==> flow/design.v <==
module color_proc
  # (parameter
      c_img_cols    = 160,  
      c_img_rows    = 120,  
      c_img_pxls    = c_img_cols * c_img_rows,
      c_nb_img_pxls = $clog2(c_img_pxls),  
      c_nb_cols     = $clog2(c_img_cols),
      c_nb_rows     = $clog2(c_img_rows),
      c_outframe_cols = 16,  
      c_outframe_rows = 8,   
      c_inframe_cols = c_img_cols-2*c_outframe_cols,  
      c_inframe_rows = c_img_rows-2*c_outframe_rows,  
      c_inframe_pxls = c_inframe_cols * c_inframe_rows,  
      c_nb_inframe_pxls = $clog2(c_inframe_pxls),  
      c_nb_inframe_cols = $clog2(c_inframe_cols),  
      c_hist_bins = 8,  
      c_nb_hist_bins = 3,  
      c_nb_hist_val = 11,  
      c_min_colorpixels = 128,   
    c_nb_buf_red   =  4,   
    c_nb_buf_green =  4,   
    c_nb_buf_blue  =  4,   
    c_nb_buf       =   c_nb_buf_red + c_nb_buf_green + c_nb_buf_blue
  )
  (
    input        rst,        
    input        clk,        
    input [2:0] rgbfilter,  
    input        new_frame_i,  
    input  [c_nb_buf-1:0]      orig_pxl,   
    output [c_nb_img_pxls-1:0] orig_addr,  
    output                     proc_we,   
    output [c_nb_buf-1:0]      proc_pxl,  
    output [c_nb_img_pxls-1:0] proc_addr,  
    output reg   new_frame_proc_o,  
    output reg [c_nb_inframe_pxls-1:0] colorpxls_o,
    output [c_nb_hist_val-1:0] colorpxls_bin0,
    output [c_nb_hist_val-1:0] colorpxls_bin1,
    output [c_nb_hist_val-1:0] colorpxls_bin2,
    output [c_nb_hist_val-1:0] colorpxls_bin3,
    output [c_nb_hist_val-1:0] colorpxls_bin4,
    output [c_nb_hist_val-1:0] colorpxls_bin5,
    output [c_nb_hist_val-1:0] colorpxls_bin6,
    output [c_nb_hist_val-1:0] colorpxls_bin7,
    output reg [c_nb_inframe_pxls-2:0] colorpxls_left_o,
    output reg [c_nb_inframe_pxls-2:0] colorpxls_rght_o,
    output reg [c_nb_inframe_pxls-2:0] colorpxls_bin012_o,
    output reg [c_nb_inframe_pxls-2:0] colorpxls_bin567_o,  
    output reg [c_nb_inframe_pxls-2:0] colorpxls_bin01_o,
    output reg [c_nb_inframe_pxls-2:0] colorpxls_bin67_o  
  );
  localparam c_msb_red = c_nb_buf-1;
  localparam c_msb_blu = c_nb_buf_blue-1;
  localparam c_msb_grn = c_msb_blu + c_nb_buf_green;
  reg [c_nb_img_pxls-1:0]  cnt_pxl;
  reg [c_nb_img_pxls-1:0]  cnt_pxl_proc;
  reg [c_nb_img_pxls-1:0]  cnt_pxl_proc_rg;  
  wire end_pxl_cnt;
  wire end_ln;
  wire inner_frame;  
  reg  inner_frame_rg;  
  wire [c_nb_buf_red-1:0]   red;
  wire [c_nb_buf_green-1:0] grn;
  wire [c_nb_buf_blue-1:0]  blu;
  wire [5:0] rgb222;
  reg    red_limit;
  reg    grn_limit;  
  reg    blu_limit;  
  reg    yel_limit;  
  reg    cya_limit;  
  reg    mag_limit;  
  reg    gra_limit;  
  reg    color_threshold;  
  wire    whi_limit;  
  wire red_gt_grn, red_gt_blu, grn_gt_blu;
  wire [c_nb_buf_red-1:0]  red_grn_absdif;
  wire [c_nb_buf_red-1:0]  red_blu_absdif;
  wire [c_nb_buf_green-1:0] grn_blu_absdif;
  localparam  [c_nb_buf_red-1:0] c_simil_limit = 2;  
  localparam  [c_nb_buf_red-1:0] c_vdif_limit = 7;  
  wire red_grn_simil, red_blu_simil, grn_blu_simil;
  wire red_grn_vdif, red_blu_vdif, grn_blu_vdif;
  localparam  C_BLACK_PXL = {c_nb_img_pxls{1'b0}};
  integer ind; 
  reg [c_nb_hist_val-1:0] histogram_tmp [c_hist_bins-1:0]; 
  reg [c_nb_hist_val-1:0] histogram     [c_hist_bins-1:0]; 
  reg [c_nb_inframe_pxls-1:0] colorpxls;
  reg [c_nb_inframe_pxls-2:0] colorpxls_left;
  reg [c_nb_inframe_pxls-2:0] colorpxls_rght;
  reg [c_nb_inframe_pxls-2:0] colorpxls_bin012;
  reg [c_nb_inframe_pxls-2:0] colorpxls_bin567;  
  reg [c_nb_inframe_pxls-2:0] colorpxls_bin01;
  reg [c_nb_inframe_pxls-2:0] colorpxls_bin67;  
  reg [c_nb_cols-1:0] col, col_rg;
  wire [c_nb_cols-1:0] col_inframe;
  wire [c_nb_hist_bins-1:0] hist_bin;
  reg  [c_nb_hist_bins-1:0] hist_bin_rg;  
  reg [c_nb_rows-1:0] row_num;
  reg       processing;  
  reg [c_nb_buf-1:0] orig_pxl_rg; 
  assign red = orig_pxl[c_msb_red:c_msb_grn+1];
  assign grn = orig_pxl[c_msb_grn:c_msb_blu+1];
  assign blu = orig_pxl[c_msb_blu:0];
  reg    proc_we_rg1, proc_we_rg2;
  always @ (posedge rst, posedge clk)
  begin
    if (rst) begin
      orig_pxl_rg     <= 0;
      inner_frame_rg  <= 1'b0;
      hist_bin_rg     <= 0;
      cnt_pxl_proc_rg <= 0;
      proc_we_rg2     <= 0;
    end
    else begin
      orig_pxl_rg    <= orig_pxl;
      inner_frame_rg <= inner_frame;
      hist_bin_rg    <= hist_bin;
      cnt_pxl_proc_rg <= cnt_pxl_proc;
      proc_we_rg2     <= proc_we_rg1;
    end
  end
  always @ (posedge rst, posedge clk)
  begin
    if (rst) begin
      cnt_pxl    <= 0;
      cnt_pxl_proc <= 0;
      processing <= 1'b0;    
      proc_we_rg1 <= 1'b0;    
    end
    else begin
      proc_we_rg1 <= processing;   
      if (processing) begin
        cnt_pxl_proc <= cnt_pxl;
        if (end_pxl_cnt) begin
          cnt_pxl <= 0;
          processing <= 1'b0;
        end
        else
          cnt_pxl <= cnt_pxl + 1'b1;
      end
      else begin  
        if (new_frame_i) begin
          processing <= 1'b1;
        end
      end
    end
  end
  assign end_pxl_cnt = (cnt_pxl == c_img_pxls-1) ? 1'b1 : 1'b0;
  assign orig_addr = cnt_pxl;
  assign proc_addr = cnt_pxl_proc_rg;
  assign end_ln = (col == c_img_cols-1)? 1'b1 : 1'b0;
  always @ (posedge clk, posedge rst) 
  begin
    if (rst) begin   
      row_num <=0;
    end 
    else begin
      if (processing) begin
        if (end_pxl_cnt) begin
          row_num <= 0;
        end
        else if (end_ln) begin
          row_num <= row_num +1'b1;
        end
      end
      else begin
        row_num <=0;
      end
    end 
  end
  always @ (posedge clk, posedge rst) 
  begin
    if (rst) begin   
      col <= 0;
    end 
    else begin
      if (processing) begin
        if (end_ln) begin
          col <= 0;
        end
        else begin
          col <= col +1'b1;
        end 
      end 
      else begin
        col <=0;
      end
    end
  end
  always @ (posedge clk, posedge rst)
  begin
    if (rst) begin
      col_rg <= 0;
    end
    else begin
      col_rg <= col;
    end
  end 
  assign inner_frame = (col_rg  >= c_outframe_cols  &&   
                        col_rg  <  c_img_cols-c_outframe_cols &&   
                        row_num >= c_outframe_rows &&    
                        row_num <  c_img_rows-c_outframe_rows)   
                     ? 1'b1 : 1'b0;
  assign rgb222 = {red[c_nb_buf_red-1:c_nb_buf_red-2],
                   grn[c_nb_buf_green-1:c_nb_buf_green-2],
                   blu[c_nb_buf_blue-1:c_nb_buf_blue-2]};
  assign red_gt_grn = (red > grn) ? 1'b1 : 1'b0;
  assign red_gt_blu = (red > blu) ? 1'b1 : 1'b0;
  assign grn_gt_blu = (grn > blu) ? 1'b1 : 1'b0;
  assign red_grn_absdif = red_gt_grn ? red - grn : grn - red;
  assign red_blu_absdif = red_gt_blu ? red - blu : blu - red;
  assign grn_blu_absdif = grn_gt_blu ? grn - blu : blu - grn;
  assign red_grn_simil = (red_grn_absdif <= c_simil_limit) ? 1'b1 : 1'b0;
  assign red_blu_simil = (red_blu_absdif <= c_simil_limit) ? 1'b1 : 1'b0;
  assign grn_blu_simil = (grn_blu_absdif <= c_simil_limit) ? 1'b1 : 1'b0;
  assign red_grn_vdif = (red_grn_absdif >= c_vdif_limit) ? 1'b1 : 1'b0;
  assign red_blu_vdif = (red_blu_absdif >= c_vdif_limit) ? 1'b1 : 1'b0;
  assign grn_blu_vdif = (grn_blu_absdif >= c_vdif_limit) ? 1'b1 : 1'b0;
  always @ (*)
  begin
    red_limit = 1'b0;
    grn_limit = 1'b0;
    blu_limit = 1'b0;
    yel_limit = 1'b0;
    cya_limit = 1'b0;
    mag_limit = 1'b0;
    gra_limit = 1'b0;
    if (red_gt_grn) begin               
      if (red_gt_blu) begin              
        if (grn_gt_blu) begin              
          if (red_grn_vdif) begin            
            red_limit = 1'b1;                 
          end
          else if (red_grn_simil) begin      
            if (red_blu_simil) begin         
              gra_limit = 1'b1;                 
            end
            else if (grn_blu_vdif) begin     
              yel_limit = 1'b1;                 
            end
          end
        end
        else begin                        
          if (red_blu_vdif) begin            
            red_limit = 1'b1;                 
          end
          else if (red_blu_simil) begin      
            if (red_grn_simil) begin         
              gra_limit = 1'b1;                 
            end
            else if (grn_blu_vdif) begin     
              mag_limit = 1'b1;                 
            end
          end
        end
      end
      else begin                          
        if (red_blu_vdif) begin             
          blu_limit = 1'b1;                   
        end
        else if (red_blu_simil) begin       
          if (grn_blu_simil) begin            
            gra_limit = 1'b1;                   
          end
          else if (red_grn_vdif) begin        
            mag_limit = 1'b1;                   
          end
        end
      end
    end
    else begin                          
      if (red_gt_blu) begin               
        if (red_grn_vdif) begin             
          grn_limit = 1'b1;                  
        end
        else if (red_grn_simil) begin     
          if (red_blu_vdif) begin          
            yel_limit = 1'b1;               
          end
          else if (grn_blu_simil) begin    
            gra_limit = 1'b1;                
          end
        end
      end
      else begin                          
        if (grn_gt_blu) begin               
          if (grn_blu_vdif) begin            
            grn_limit = 1'b1;                   
          end
          else if (grn_blu_simil) begin       
            if (red_blu_vdif) begin             
              cya_limit = 1'b1;                  
            end
            else if (red_grn_simil) begin       
              gra_limit = 1'b1;                   
            end
          end
        end
        else begin                        
          if (grn_blu_vdif) begin          
            blu_limit = 1'b1;                   
          end
          else if (grn_blu_simil) begin     
            if (red_blu_simil) begin         
              gra_limit = 1'b1;                   
            end
            else if (red_grn_vdif) begin     
              cya_limit = 1'b1;                  
            end
          end
        end
      end
    end
  end
  assign whi_limit = gra_limit &
                     red[c_nb_buf_red-1]   &
                     grn[c_nb_buf_green-1] &
                     blu[c_nb_buf_blue-1]  &
                     red[c_nb_buf_red-2]   &
                     grn[c_nb_buf_green-2] &
                     blu[c_nb_buf_blue-2];
  assign col_inframe = col_rg - c_outframe_cols;
  assign hist_bin = col_inframe[c_nb_inframe_cols-1:c_nb_inframe_cols-c_nb_hist_bins];   
  always @ (posedge clk, posedge rst) 
  begin
    if (rst) begin  
      for(ind=0;ind<c_hist_bins;ind=ind+1) begin
        histogram_tmp[ind] <=  0;  
      end
      colorpxls         <= 0;  
      colorpxls_left    <= 0;  
      colorpxls_rght    <= 0;  
      colorpxls_bin012 <= 0;
      colorpxls_bin567 <= 0; 
      colorpxls_bin01  <= 0; 
      colorpxls_bin67  <= 0; 
    end 
    else begin 
      if (end_pxl_cnt) begin
        for(ind=0;ind<c_hist_bins;ind=ind+1) begin
          histogram_tmp[ind]  <= 0;  
        end
        colorpxls         <= 0;  
        colorpxls_left    <= 0;  
        colorpxls_rght    <= 0;  
        colorpxls_bin012 <= 0;
        colorpxls_bin567 <= 0; 
        colorpxls_bin01  <= 0; 
        colorpxls_bin67  <= 0; 
      end
      else begin
        if (inner_frame_rg == 1'b1) begin
          if (color_threshold == 1'b1) begin  
            histogram_tmp[hist_bin_rg] <= histogram_tmp[hist_bin_rg] + 1'b1;
            colorpxls <= colorpxls + 1;
            case (hist_bin)
              3'd0: begin
                colorpxls_left   <= colorpxls_left   + 1'b1;  
                colorpxls_bin012 <= colorpxls_bin012 + 1'b1;  
                colorpxls_bin01  <= colorpxls_bin01  + 1'b1;  
              end
              3'd1: begin
                colorpxls_left   <= colorpxls_left   + 1'b1;  
                colorpxls_bin012 <= colorpxls_bin012 + 1'b1;  
                colorpxls_bin01  <= colorpxls_bin01  + 1'b1;  
              end
              3'd2: begin
                colorpxls_left   <= colorpxls_left   + 1'b1;  
                colorpxls_bin012 <= colorpxls_bin012 + 1'b1;  
              end
              3'd3: begin
                colorpxls_left   <= colorpxls_left + 1'b1;   
              end
              3'd4: begin
                colorpxls_rght   <= colorpxls_rght + 1'b1;   
              end
              3'd5: begin
                colorpxls_rght   <= colorpxls_rght  + 1'b1;   
                colorpxls_bin567 <= colorpxls_bin567 + 1'b1;  
              end
              3'd6: begin
                colorpxls_rght   <= colorpxls_rght   + 1'b1;  
                colorpxls_bin567 <= colorpxls_bin567 + 1'b1;  
                colorpxls_bin67  <= colorpxls_bin67  + 1'b1;  
              end
              3'd7: begin
                colorpxls_rght   <= colorpxls_rght   + 1'b1;  
                colorpxls_bin567 <= colorpxls_bin567 + 1'b1;  
                colorpxls_bin67  <= colorpxls_bin67  + 1'b1;  
              end
            endcase
          end
        end
      end
    end
  end
  always @ (posedge clk, posedge rst) 
  begin
    if (rst) begin
      new_frame_proc_o   <= 1'b0;
      for(ind=0;ind<c_hist_bins;ind=ind+1) begin
        histogram[ind] <= 0;  
      end     
      colorpxls_o        <= 0;
      colorpxls_left_o   <= 0;
      colorpxls_rght_o   <= 0;
      colorpxls_bin012_o <= 0;
      colorpxls_bin567_o <= 0;
      colorpxls_bin01_o  <= 0;
      colorpxls_bin67_o  <= 0;
    end
    else if (end_pxl_cnt) begin
      new_frame_proc_o   <= 1'b1;
      for(ind=0;ind<c_hist_bins;ind=ind+1) begin
        histogram[ind] <= histogram_tmp[ind];
      end   
      colorpxls_o        <= colorpxls;
      colorpxls_left_o   <= colorpxls_left;
      colorpxls_rght_o   <= colorpxls_rght;
      colorpxls_bin012_o <= colorpxls_bin012;
      colorpxls_bin567_o <= colorpxls_bin567;
      colorpxls_bin01_o  <= colorpxls_bin01;
      colorpxls_bin67_o  <= colorpxls_bin67;
    end
    else
      new_frame_proc_o  <= 1'b0;
  end
  assign colorpxls_bin0 = histogram[0];
  assign colorpxls_bin1 = histogram[1];
  assign colorpxls_bin2 = histogram[2];
  assign colorpxls_bin3 = histogram[3];
  assign colorpxls_bin4 = histogram[4];
  assign colorpxls_bin5 = histogram[5];
  assign colorpxls_bin6 = histogram[6];
  assign colorpxls_bin7 = histogram[7];
  assign proc_pxl = color_threshold ? orig_pxl_rg : C_BLACK_PXL;
  assign proc_we  = proc_we_rg2;
  always @ (posedge clk)  
  begin
    color_threshold <= 1'b1;
    case (rgbfilter)
      3'b000:  
        color_threshold <= 1'b1;
      3'b100: begin  
        color_threshold <= red_limit;
      end
      3'b010: begin  
        color_threshold <= grn_limit;
      end
      3'b001: begin  
        color_threshold <= blu_limit;
      end
      3'b110: begin  
        color_threshold <= yel_limit;
      end
      3'b101: begin  
        color_threshold <= mag_limit;
      end
      3'b011: begin  
        color_threshold <= cya_limit;
      end
      3'b111: begin  
        color_threshold <= whi_limit;
      end
    endcase
  end
endmodule
module centroid
  # (parameter
      c_img_cols    = 160,  
      c_img_rows    = 120,  
      c_img_pxls    = c_img_cols * c_img_rows,
      c_nb_img_pxls = $clog2(c_img_pxls),  
      c_nb_cols     = $clog2(c_img_cols),
      c_nb_rows     = $clog2(c_img_rows),
      c_inframe_cols = 128,  
      c_inframe_rows = 104,  
      c_inframe_pxls = c_inframe_cols * c_inframe_rows,  
      c_nb_inframe_pxls = $clog2(c_inframe_pxls),  
      c_hist_bins = 8,  
      c_nb_hist_bins = $clog2(c_hist_bins),  
      c_nb_hist_val = $clog2(c_inframe_rows *(c_inframe_cols/c_hist_bins)), 
      c_nb_centroid = 8,
      c_nb_prox  = 3,
      c_min_colorpxls = 128  
  )
  (
    input        rst,        
    input        clk,        
    input        new_frame_proc_i,  
    input [c_nb_inframe_pxls-1:0] colorpxls_i,
    input [c_nb_hist_val-1:0] colorpxls_bin0_i,
    input [c_nb_hist_val-1:0] colorpxls_bin7_i,
    input [c_nb_inframe_pxls-2:0] colorpxls_left_i,
    input [c_nb_inframe_pxls-2:0] colorpxls_rght_i,
    input [c_nb_inframe_pxls-2:0] colorpxls_bin012_i,  
    input [c_nb_inframe_pxls-2:0] colorpxls_bin567_i,  
    input [c_nb_inframe_pxls-2:0] colorpxls_bin01_i,  
    input [c_nb_inframe_pxls-2:0] colorpxls_bin67_i,  
    output reg [c_nb_centroid-1:0] centroid_o,
    output reg new_centroid_o,      
    output reg [c_nb_prox-1:0] proximity_o   
  );
  wire [c_nb_inframe_pxls-2:0] colorpxls_half;
  wire [c_nb_inframe_pxls-2:0] colorpxls_div;
  reg [c_nb_centroid-1:0] centroid_tmp;
  reg [c_nb_prox-1:0]     proximity_tmp;    
  wire left;
  wire [c_nb_inframe_pxls-2:0] absdif_lft_rght;
  assign left = (colorpxls_left_i > colorpxls_rght_i) ? 1'b1 : 1'b0;
  assign absdif_lft_rght = (left == 1'b1) ? (colorpxls_left_i - colorpxls_rght_i) :
                                            (colorpxls_rght_i - colorpxls_left_i);
  assign colorpxls_half = colorpxls_i[c_nb_inframe_pxls-1:1];
  assign colorpxls_div = {3'b0 , colorpxls_i[c_nb_inframe_pxls-1:4]};
  always @(*) 
  begin
    centroid_tmp = 0;  
    if (colorpxls_i <= c_min_colorpxls)  
      centroid_tmp = 0;
    else if (absdif_lft_rght < colorpxls_div)   
      centroid_tmp[4:3] = 2'b11;  
    else if (left) begin  
      if (colorpxls_bin0_i >= colorpxls_half) 
        centroid_tmp[0] = 1'b1;  
      else if (colorpxls_bin01_i >= colorpxls_half) 
        centroid_tmp[1] = 1'b1;  
      else if (colorpxls_bin012_i >= colorpxls_half) 
        centroid_tmp[2] = 1'b1;  
      else  
        centroid_tmp[3] = 1'b1;  
    end
    else begin  
      if (colorpxls_bin7_i >= colorpxls_half) 
        centroid_tmp[7] = 1'b1;  
      else if (colorpxls_bin67_i >= colorpxls_half) 
        centroid_tmp[6] = 1'b1;  
      else if (colorpxls_bin567_i >= colorpxls_half) 
        centroid_tmp[5] = 1'b1;  
      else  
        centroid_tmp[4] = 1'b1;  
    end
  end
  always @(*)
  begin
    if (colorpxls_i[c_nb_inframe_pxls-1] == 1'b1) begin  
        proximity_tmp = 3'd7; 
    end
    else if (colorpxls_i[c_nb_inframe_pxls-2] == 1'b1) begin  
      if (colorpxls_i[c_nb_inframe_pxls-3] == 1'b1) begin  
        proximity_tmp = 3'd7;   
      end
      else
        proximity_tmp = 3'd6;   
    end
    else if (colorpxls_i[c_nb_inframe_pxls-3] == 1'b1) begin  
      proximity_tmp = 3'd5;   
    end
    else if (colorpxls_i[c_nb_inframe_pxls-4] == 1'b1) begin  
      proximity_tmp = 3'd4;   
    end
    else if (colorpxls_i[c_nb_inframe_pxls-5] == 1'b1) begin  
      proximity_tmp = 3'd3;   
    end
    else if (colorpxls_i[c_nb_inframe_pxls-6] == 1'b1) begin  
      proximity_tmp = 3'd2;   
    end
    else if (colorpxls_i[c_nb_inframe_pxls-7] == 1'b1) begin  
      proximity_tmp = 3'd1;   
    end
    else
      proximity_tmp = 3'd0;   
  end
  always @ (posedge clk, posedge rst) 
  begin
    if (rst) begin
      new_centroid_o <= 1'b0;
      centroid_o <= 0; 
      proximity_o <= 0;
    end
    else begin
      new_centroid_o <= new_frame_proc_i;
      if (new_frame_proc_i == 1'b1) begin
        centroid_o <= centroid_tmp; 
        proximity_o <= proximity_tmp;
      end
    end
  end
endmodule
module color_centroid
  (
    input         clk,
    input         rst,           
    input  [2:0]  rgbfilter,     
    input         new_frame_i,   
    output [14:0] orig_addr,
    input  [11:0] orig_pxl,
    output        proc_we,
    output [14:0] proc_addr,
    output [11:0] proc_pxl,
    output [7:0]  centroid,
    output        new_centroid,
    output [2:0]  proximity
  );
  localparam c_img_cols      = 160;
  localparam c_img_rows      = 120;
  localparam c_img_pxls      = c_img_cols * c_img_rows;
  localparam c_nb_img_cols   = 8;
  localparam c_nb_img_rows   = 7;
  localparam c_nb_img_pxls   = 15;
  localparam c_outframe_cols = 16;
  localparam c_outframe_rows = 8;
  localparam c_inframe_cols  = c_img_cols-2*c_outframe_cols;  
  localparam c_inframe_rows  = c_img_rows-2*c_outframe_rows;  
  localparam c_inframe_pxls  = c_inframe_cols * c_inframe_rows;  
  localparam c_nb_inframe_pxls = 14;
  localparam c_hist_bins     = 8;
  localparam c_nb_hist_bins  = 3;
  localparam c_nb_hist_val   = 11;
  localparam c_nb_centroid   = 8;
  localparam c_nb_prox       = 3;
  localparam c_nb_buf_red    = 4;
  localparam c_nb_buf_green  = 4;
  localparam c_nb_buf_blue   = 4;
  localparam c_nb_buf        = 12;
  wire [c_nb_hist_val-1:0] colorpxls_bin0;
  wire [c_nb_hist_val-1:0] colorpxls_bin7;
  wire [c_nb_inframe_pxls-1:0] colorpxls;
  wire [c_nb_inframe_pxls-2:0] colorpxls_left;
  wire [c_nb_inframe_pxls-2:0] colorpxls_rght;
  wire [c_nb_inframe_pxls-2:0] colorpxls_bin012;
  wire [c_nb_inframe_pxls-2:0] colorpxls_bin567;
  wire [c_nb_inframe_pxls-2:0] colorpxls_bin01;
  wire [c_nb_inframe_pxls-2:0] colorpxls_bin67;
  wire new_frame_proc;
  color_proc
    #(
      .c_img_cols     (c_img_cols),
      .c_img_rows     (c_img_rows),
      .c_img_pxls     (c_img_pxls),
      .c_nb_cols      (c_nb_img_cols),
      .c_nb_rows      (c_nb_img_rows),
      .c_nb_img_pxls  (c_nb_img_pxls),
      .c_outframe_cols(c_outframe_cols),
      .c_outframe_rows(c_outframe_rows),
      .c_inframe_cols (c_inframe_cols),
      .c_inframe_rows (c_inframe_rows),
      .c_inframe_pxls (c_inframe_pxls),
      .c_hist_bins    (c_hist_bins),
      .c_nb_hist_val  (c_nb_hist_val),
      .c_nb_buf_red   (c_nb_buf_red),
      .c_nb_buf_green (c_nb_buf_green),
      .c_nb_buf_blue  (c_nb_buf_blue),
      .c_nb_buf       (c_nb_buf)
    )
    color_filter
    (
      .rst        (rst),
      .clk        (clk),
      .rgbfilter  (rgbfilter),
      .new_frame_i(new_frame_i),
      .orig_addr  (orig_addr),
      .orig_pxl   (orig_pxl),
      .proc_we    (proc_we),
      .proc_addr  (proc_addr),
      .proc_pxl   (proc_pxl),
      .new_frame_proc_o (new_frame_proc),
      .colorpxls_o    (colorpxls),
      .colorpxls_bin0 (colorpxls_bin0),
      .colorpxls_bin1 (),
      .colorpxls_bin2 (),
      .colorpxls_bin3 (),
      .colorpxls_bin4 (),
      .colorpxls_bin5 (),
      .colorpxls_bin6 (),
      .colorpxls_bin7 (colorpxls_bin7),
      .colorpxls_left_o   (colorpxls_left),
      .colorpxls_rght_o   (colorpxls_rght),
      .colorpxls_bin012_o (colorpxls_bin012),
      .colorpxls_bin567_o (colorpxls_bin567),
      .colorpxls_bin01_o  (colorpxls_bin01),
      .colorpxls_bin67_o  (colorpxls_bin67)
    );
  centroid
    #(
      .c_img_cols     (c_img_cols),
      .c_img_rows     (c_img_rows),
      .c_img_pxls     (c_img_pxls),
      .c_nb_cols      (c_nb_img_cols),
      .c_nb_rows      (c_nb_img_rows),
      .c_nb_img_pxls  (c_nb_img_pxls),
      .c_inframe_cols (c_inframe_cols),
      .c_inframe_rows (c_inframe_rows),
      .c_inframe_pxls (c_inframe_pxls),
      .c_hist_bins    (c_hist_bins),
      .c_nb_hist_bins (c_nb_hist_bins),
      .c_nb_hist_val  (c_nb_hist_val),
      .c_nb_centroid  (c_nb_centroid),
      .c_nb_prox      (c_nb_prox),
      .c_min_colorpxls(128)
    )
    centroid_calc
    (
      .rst              (rst),
      .clk              (clk),
      .new_frame_proc_i (new_frame_proc),
      .colorpxls_i      (colorpxls),
      .colorpxls_bin0_i (colorpxls_bin0),
      .colorpxls_bin7_i (colorpxls_bin7),
      .colorpxls_left_i  (colorpxls_left),
      .colorpxls_rght_i  (colorpxls_rght),
      .colorpxls_bin012_i(colorpxls_bin012),
      .colorpxls_bin567_i(colorpxls_bin567),
      .colorpxls_bin01_i (colorpxls_bin01),
      .colorpxls_bin67_i (colorpxls_bin67),
      .centroid_o     (centroid),
      .new_centroid_o (new_centroid),
      .proximity_o    (proximity)
    );
endmodule
---- Reports on color_centroid ----
Tool output for the design above, in the order of the flow.
Line numbers count from 1 in the design file above.
Operators carry their Yosys type and port widths (W data, S select, Z words).
Library cell names are shortened.
Not given: --
set-up
  design top .............................. color_centroid
  clock ................................... clk
  standard-cell library ................... sky130hd
  timing corner ........................... tt_025C_1v80

---- Word level ----
Counts by Yosys on the flattened word-level netlist (proc, flatten, opt, wreduce). Print and check cells are left out. Cells with the same type and inputs are merged into one.
cells by class
  reduce/logical cells .................... 43
  equal/unequal tests ..................... 24
  bitwise gates (word level) .............. 6
  magnitude comparators ................... 22
  $add $sub $neg .......................... 20
  mux-type cells .......................... 179
operators by type and width
  cell                     count
  $mux W11                 35
  $mux W13                 25
  $pmux W11 S8             1
  $mux W1                  88
  $add A13 B1 Y13 const B  6
  $ge A13 B13 Y1           4
  $reduce_and A3 Y1        14
  $mux W14                 3
  $eq A3 B3 Y1 const B     12
  $reduce_bool A2 Y1       16
  $mux W3                  10
  $ge A11 B13 Y1           2
  $sub A13 B13 Y13         2
  $sub A4 B4 Y4            6
  $mux W8                  3
  $mux W7                  3
  $mux W4                  5
  $eq A3 B2 Y1 const B     6
  $add A15 B1 Y15 const B  1
  $eq A15 B15 Y1 const B   1
  $mux W15                 1
  $add A14 B1 Y14 const B  1
  $le A14 B8 Y1 const B    1
  $lt A13 B10 Y1           1
  $gt A13 B13 Y1           1
  $le A4 B2 Y1 const B     3
  $ge A4 B3 Y1 const B     3
  $gt A4 B4 Y1             3
Not listed: further kinds 21, cells in them 37.
bit counts
  register bits ........................... 395
  bits of input ports ..................... 18
  cells after elaboration ................. 335
  output and inout bits ................... 55

---- Logic depth ----
Depth = most cells in a row (Yosys ltp): at word level without a register or memory, in the mapped netlist without a sequential cell, where the memories' decode and read muxes count.
depth
  depth in word-level cells ............... 19
  ABC_AREA ................................ 0
  gate-level depth with buffers ........... 23
  gate-level depth less buffers ........... 20

---- After synthesis ----
The flow's flattened synthesis, as Yosys stat reports it; memories are mapped. The netlist is that of the ABC_AREA named above (0 if unset); the other value can give another one.
Totals and module areas in this step are rounded.
synthesis totals
  flip-flops .............................. 395
  mapped cells ............................ 2,155
  buffers ................................. 79
  mapped area ............................. 0.021 mm^2
  sequential part of the area ............. 0.00988 mm^2
cells by type
  cell type  count  area in all (um^2)
  dfrtp_1    394    9.86E+03
  ha_1       147    1.84E+03
  nand2_1    377    1.42E+03
  o21ai_0    148    740.71
  mux2_2     59     664.387
  xor2_1     72     630.605
  nor2_1     167    626.851
  a21oi_1    108    540.518
  inv_1      91     341.578
  nand3_1    66     330.317
  xnor2_1    34     297.786
  nand4_1    40     250.24
  a21o_1     30     225.216
  mux2i_1    22     220.211
  and3_1     32     200.192
  fa_1       8      160.154
  clkbuf_1   39     146.39
  buf_2      29     145.139
Other cell types: 75; their cells: 292.
By module: a second synthesis without flattening, with its own total; a netlist apart from the flattened one above.
unflattened totals
  cells (unflattened synthesis) ........... 2,541
  area (unflattened synthesis) ............ 0.0239 mm^2
Each row is one instance without its submodules.
by module
  module          cells  times used  area (mm^2)  seq. area (mm^2)
  color_proc      2,092  1           0.0201       0.0112
  centroid        449    1           0.00374      0.0003
  color_centroid  0      1           0            0

---- Path before layout ----
OpenSTA on the mapped netlist: ideal clock, no wires. The path of least setup slack (recovery checks aside). Input and output delay are each 20% of the period. Register names are those of the netlist, which keeps one name where synthesis merged equal registers.
timing post-synthesis
  kind .................................... input to register
  start point ............................. input orig_pxl[4]
  end point ............................... register color_filter.color_threshold
  input delay ............................. 2.000 ns
  setup time .............................. 0.060 ns
  data required time ...................... 9.940 ns
  path slack .............................. 5.458 ns
  path buffers ............................ 0
  time at the first pin ................... 2.000 ns
  arrival ................................. 4.482 ns
  delay of the path ....................... 2.542 ns
  driving pins on the path ................ 13
  period .................................. 10.0 ns
  period reached after synthesis .......... 4.542 ns
"delay of the path" is the arrival time less input delay plus setup time.
"driving pins on the path" counts driving pins, that of a launching flip-flop among them; a cell with two outputs on the path counts twice.
"period reached after synthesis" is the clock period less the worst setup slack; recovery checks do not enter. This is arithmetic on one report: input and output delays are still those of the set period (20% each).
Between the ends stands the longest chain of elaborated cells between them, by number of cells; it is not shown to be the way that was timed. Of several equally long chains one is given.
Each line given opens the expression or statement behind the cell; cells for indexed reads and writes are added by Yosys, which also makes memories of some case tables.
A register here has more assigning lines than the two given.
on the way, post-synthesis
  cells stage by stage .................... inv_1 > ha_1 > inv_1 > fa_1 > and3_4 > o21ai_4 > a211oi_1 > or3_1 > a31o_1 > nor4b_2 > o21ai_1 > a2111oi_2 > a311o_1
  length of the longest elaborated chain .. 19
  elaborated cells between the ends (all ways) .. 83
  those cells by class .................... 4 x add/sub; 6 x compare; 67 x mux; 6 x logic
RTL lines, path post-synthesis
  item                        line  text
  from (decl)                 596   input  [11:0] orig_pxl,
  $gt A4 B4 Y1                207   assign red_gt_grn = (red > grn) ? 1'b1 : 1'b0;
  $mux W1                     207
  $mux W4                     210   assign red_grn_absdif = red_gt_grn ? red - grn : grn - red;
  $le A4 B2 Y1                213   assign red_grn_simil = (red_grn_absdif <= c_simil_limit) ? 1'b1 : 1'b0;
  $mux W1                     213
  $mux W1                     294   else if (red_grn_simil) begin
  $mux W1                     291   if (red_blu_vdif) begin
  $mux W1                     290   else if (grn_blu_simil) begin
  $mux W1                     287   if (grn_blu_vdif) begin
  $mux W1                     286   if (grn_gt_blu) begin
  $mux W1                     272   if (red_gt_blu) begin
  $mux W1                     228   if (red_gt_grn) begin
  $and A1 B1 Y1 (6 in a row)  315   assign whi_limit = gra_limit &
  $pmux W1 S8                 441   case (rgbfilter)
  to (assign)                 445   color_threshold <= red_limit;
  to (assign)                 448   color_threshold <= grn_limit;
  to (decl)                   73    reg    color_threshold;

---- Worst path after layout ----
Path of least setup slack in the final report of stored run 1 (OpenROAD, finished layout, wires in). Where an end is a register, its clock arrival counts in the times.
timing post-layout
  kind .................................... register to register
  start point ............................. register color_filter.colorpxls_rght_o[1]
  end point ............................... register centroid_calc.centroid_o[7]
  period .................................. 9.44 ns
  setup time .............................. 0.13 ns
  path buffers ............................ 0
  driving pins on the path ................ 21
  time at the first pin ................... 0.57 ns
  arrival ................................. 5.51 ns
  path slack .............................. 4.38 ns
  data required time ...................... 9.90 ns
Between the ends stands the longest chain of elaborated cells between them, by number of cells; it is not shown to be the way that was timed. Of several equally long chains one is given.
on the way, post-layout
  cells stage by stage .................... dfrtp_1 > inv_1 > ha_1 > nor2b_1 > o21ai_1 > a211oi_2 > nor4b_2 > or2_1 > mux2_2 > a21oi_1 > o21ai_0 > xor2_1 > ha_1 > a21o_1 > a211oi_1 > a21oi_1 > nor3_1 > o21bai_1 > nor3b_1 > o211a_4 > o32ai_2
  length of the longest elaborated chain .. 6
  elaborated cells between the ends (all ways) .. 9
  RTL lines with such cells ............... 6
  those cells by class .................... 2 x add/sub; 2 x compare; 5 x mux
RTL lines, path post-layout
  item            line  text
  from (decl)     46    output reg [c_nb_inframe_pxls-2:0] colorpxls_rght_o,
  from (assign)   406   colorpxls_rght_o   <= 0;
  from (assign)   419   colorpxls_rght_o   <= colorpxls_rght;
  $gt A13 B13 Y1  510   assign left = (colorpxls_left_i > colorpxls_rght_i) ? 1'b1 : 1'b0;
  $mux W1         510
  $mux W13        511   assign absdif_lft_rght = (left == 1'b1) ? (colorpxls_left_i - colorpxls_rght_i) :
  $lt A13 B10 Y1  520   else if (absdif_lft_rght < colorpxls_div)
  $mux W3         520
  $mux W8         518   if (colorpxls_i <= c_min_colorpxls)
  to (assign)     577   centroid_o <= 0;
  to (assign)     583   centroid_o <= centroid_tmp;
  to (decl)       500   output reg [c_nb_centroid-1:0] centroid_o,

Subject: flow runs of color_centroid

Hi,

Measured data: module color_centroid, platform sky130hd, 4 stored runs of the flow under differing settings, order arbitrary. Input and output delays are each 20% of the period that was set; the output load is 0.01 pF.
"clock period reached": clock period set for the run, less the worst setup slack. It is reckoned from that one timing run; input and output delays stay at 20% of the period that was set.
"allowed time less slack (worst setup path)" means the part of the period allowed to the worst setup path (the constraints hold back 20% at inputs and 20% at outputs) less its slack; where the path has registers, the arrival times of their clocks count too.
"total power of the final layout" is the tool's figure for a default switching activity; nothing was simulated.
The results are shown rounded.

======== stored run 1 ========
==> flow/run.sh <==
#!/bin/bash
# the make line also repeats the synthesis and layout settings of config.mk as NAME=value (left out here)
make -C /OpenROAD-flow-scripts/flow DESIGN_CONFIG=/design/flow/config.mk WORK_HOME=/design/flow/orfs CLKGATE_MAP_FILE= finish
==> flow/config.mk <==
export PLATFORM = sky130hd
export DESIGN_NAME = color_centroid
export DESIGN_NICKNAME = color_centroid
export VERILOG_FILES = /design/flow/design.v
export SDC_FILE = /design/flow/constraint.sdc
export NUM_CORES = 4
export LEC_CHECK = 0
export CAP_MARGIN = 20
export CORE_MARGIN = 2
export CORE_UTILIZATION = 40
export SLEW_MARGIN = 20
==> flow/constraint.sdc <==
create_clock -name core_clock -period 9.44 [get_ports {clk}]
set_input_delay 1.8880 -clock core_clock [delete_from_list [all_inputs] [get_ports {clk}]]
set_output_delay 1.8880 -clock core_clock [all_outputs]
set_load 0.01 [all_outputs]

-------- measured, stored run 1 --------
  Yosys chip area after synthesis ......... 0.021 mm^2
  full die area ........................... 0.0544 mm^2
  area of the standard cells in the finished layout .. 0.024 mm^2
  utilization ............................. 46.4%
  worst setup slack after layout .......... 4.38 ns
  final setup TNS ......................... 0.000 ns
  worst hold slack in the final report .... 0.342 ns
  total power of the final layout ......... 4,390 µW
  clock period reached .................... 5.058 ns
  allowed time less slack (worst setup path) .. 5.06 ns
  critical path kind ...................... register to register

======== stored run 2 ========
==> flow/run.sh <==
#!/bin/bash
# the make line also repeats the synthesis and layout settings of config.mk as NAME=value (left out here)
make -C /OpenROAD-flow-scripts/flow DESIGN_CONFIG=/design/flow/config.mk WORK_HOME=/design/flow/orfs CLKGATE_MAP_FILE= finish
==> flow/config.mk <==
export PLATFORM = sky130hd
export DESIGN_NAME = color_centroid
export DESIGN_NICKNAME = color_centroid
export VERILOG_FILES = /design/flow/design.v
export SDC_FILE = /design/flow/constraint.sdc
export NUM_CORES = 4
export LEC_CHECK = 0
export CAP_MARGIN = 20
export CORE_MARGIN = 2
export CORE_UTILIZATION = 53
export SLEW_MARGIN = 20
==> flow/constraint.sdc <==
create_clock -name core_clock -period 5.31 [get_ports {clk}]
set_input_delay 1.0620 -clock core_clock [delete_from_list [all_inputs] [get_ports {clk}]]
set_output_delay 1.0620 -clock core_clock [all_outputs]
set_load 0.01 [all_outputs]

-------- measured, stored run 2 --------
  Yosys chip area after synthesis ......... 0.021 mm^2
  full die area ........................... 0.0412 mm^2
  area of the standard cells in the finished layout .. 0.0236 mm^2
  utilization ............................. 60.7%
  worst setup slack after layout .......... 0.660 ns
  final setup TNS ......................... 0.000 ns
  worst hold slack in the final report .... 0.373 ns
  total power of the final layout ......... 7,400 µW
  clock period reached .................... 4.650 ns
  allowed time less slack (worst setup path) .. 4.65 ns
  critical path kind ...................... register to register

======== stored run 3 ========
==> flow/run.sh <==
#!/bin/bash
# the make line also repeats the synthesis and layout settings of config.mk as NAME=value (left out here)
make -C /OpenROAD-flow-scripts/flow DESIGN_CONFIG=/design/flow/config.mk WORK_HOME=/design/flow/orfs CLKGATE_MAP_FILE= finish
==> flow/config.mk <==
export PLATFORM = sky130hd
export DESIGN_NAME = color_centroid
export DESIGN_NICKNAME = color_centroid
export VERILOG_FILES = /design/flow/design.v
export SDC_FILE = /design/flow/constraint.sdc
export NUM_CORES = 4
export LEC_CHECK = 0
export ABC_AREA = 1
export CAP_MARGIN = 15
export CORE_ASPECT_RATIO = 1.38
export CORE_MARGIN = 5
export CORE_UTILIZATION = 54
export CTS_CLUSTER_DIAMETER = 100
export GPL_TIMING_DRIVEN = 0
export MAX_ROUTING_LAYER = met5
export SETUP_SLACK_MARGIN = 2.98
export SLEW_MARGIN = 10
==> flow/constraint.sdc <==
create_clock -name core_clock -period 10.0 [get_ports {clk}]
set_input_delay 2.0000 -clock core_clock [delete_from_list [all_inputs] [get_ports {clk}]]
set_output_delay 2.0000 -clock core_clock [all_outputs]
set_load 0.01 [all_outputs]

-------- measured, stored run 3 --------
  Yosys chip area after synthesis ......... 0.0219 mm^2
  full die area ........................... 0.0447 mm^2
  area of the standard cells in the finished layout .. 0.0249 mm^2
  utilization ............................. 62.2%
  worst setup slack after layout .......... 5.36 ns
  final setup TNS ......................... 0.000 ns
  worst hold slack in the final report .... 0.351 ns
  total power of the final layout ......... 3,330 µW
  clock period reached .................... 4.642 ns
  allowed time less slack (worst setup path) .. 2.64 ns
  critical path kind ...................... input to register

======== stored run 4 ========
==> flow/run.sh <==
#!/bin/bash
# the make line also repeats the synthesis and layout settings of config.mk as NAME=value (left out here)
make -C /OpenROAD-flow-scripts/flow DESIGN_CONFIG=/design/flow/config.mk WORK_HOME=/design/flow/orfs CLKGATE_MAP_FILE= finish
==> flow/config.mk <==
export PLATFORM = sky130hd
export DESIGN_NAME = color_centroid
export DESIGN_NICKNAME = color_centroid
export VERILOG_FILES = /design/flow/design.v
export SDC_FILE = /design/flow/constraint.sdc
export NUM_CORES = 4
export LEC_CHECK = 0
export CAP_MARGIN = 20
export CORE_MARGIN = 2
export CORE_UTILIZATION = 40
export SLEW_MARGIN = 20
==> flow/constraint.sdc <==
create_clock -name core_clock -period 5.31 [get_ports {clk}]
set_input_delay 1.0620 -clock core_clock [delete_from_list [all_inputs] [get_ports {clk}]]
set_output_delay 1.0620 -clock core_clock [all_outputs]
set_load 0.01 [all_outputs]

-------- measured, stored run 4 --------
  Yosys chip area after synthesis ......... 0.021 mm^2
  full die area ........................... 0.0544 mm^2
  area of the standard cells in the finished layout .. 0.024 mm^2
  utilization ............................. 46.5%
  worst setup slack after layout .......... 0.670 ns
  final setup TNS ......................... 0.000 ns
  worst hold slack in the final report .... 0.346 ns
  total power of the final layout ......... 7,800 µW
  clock period reached .................... 4.640 ns
  allowed time less slack (worst setup path) .. 4.64 ns
  critical path kind ...................... register to register

Regards
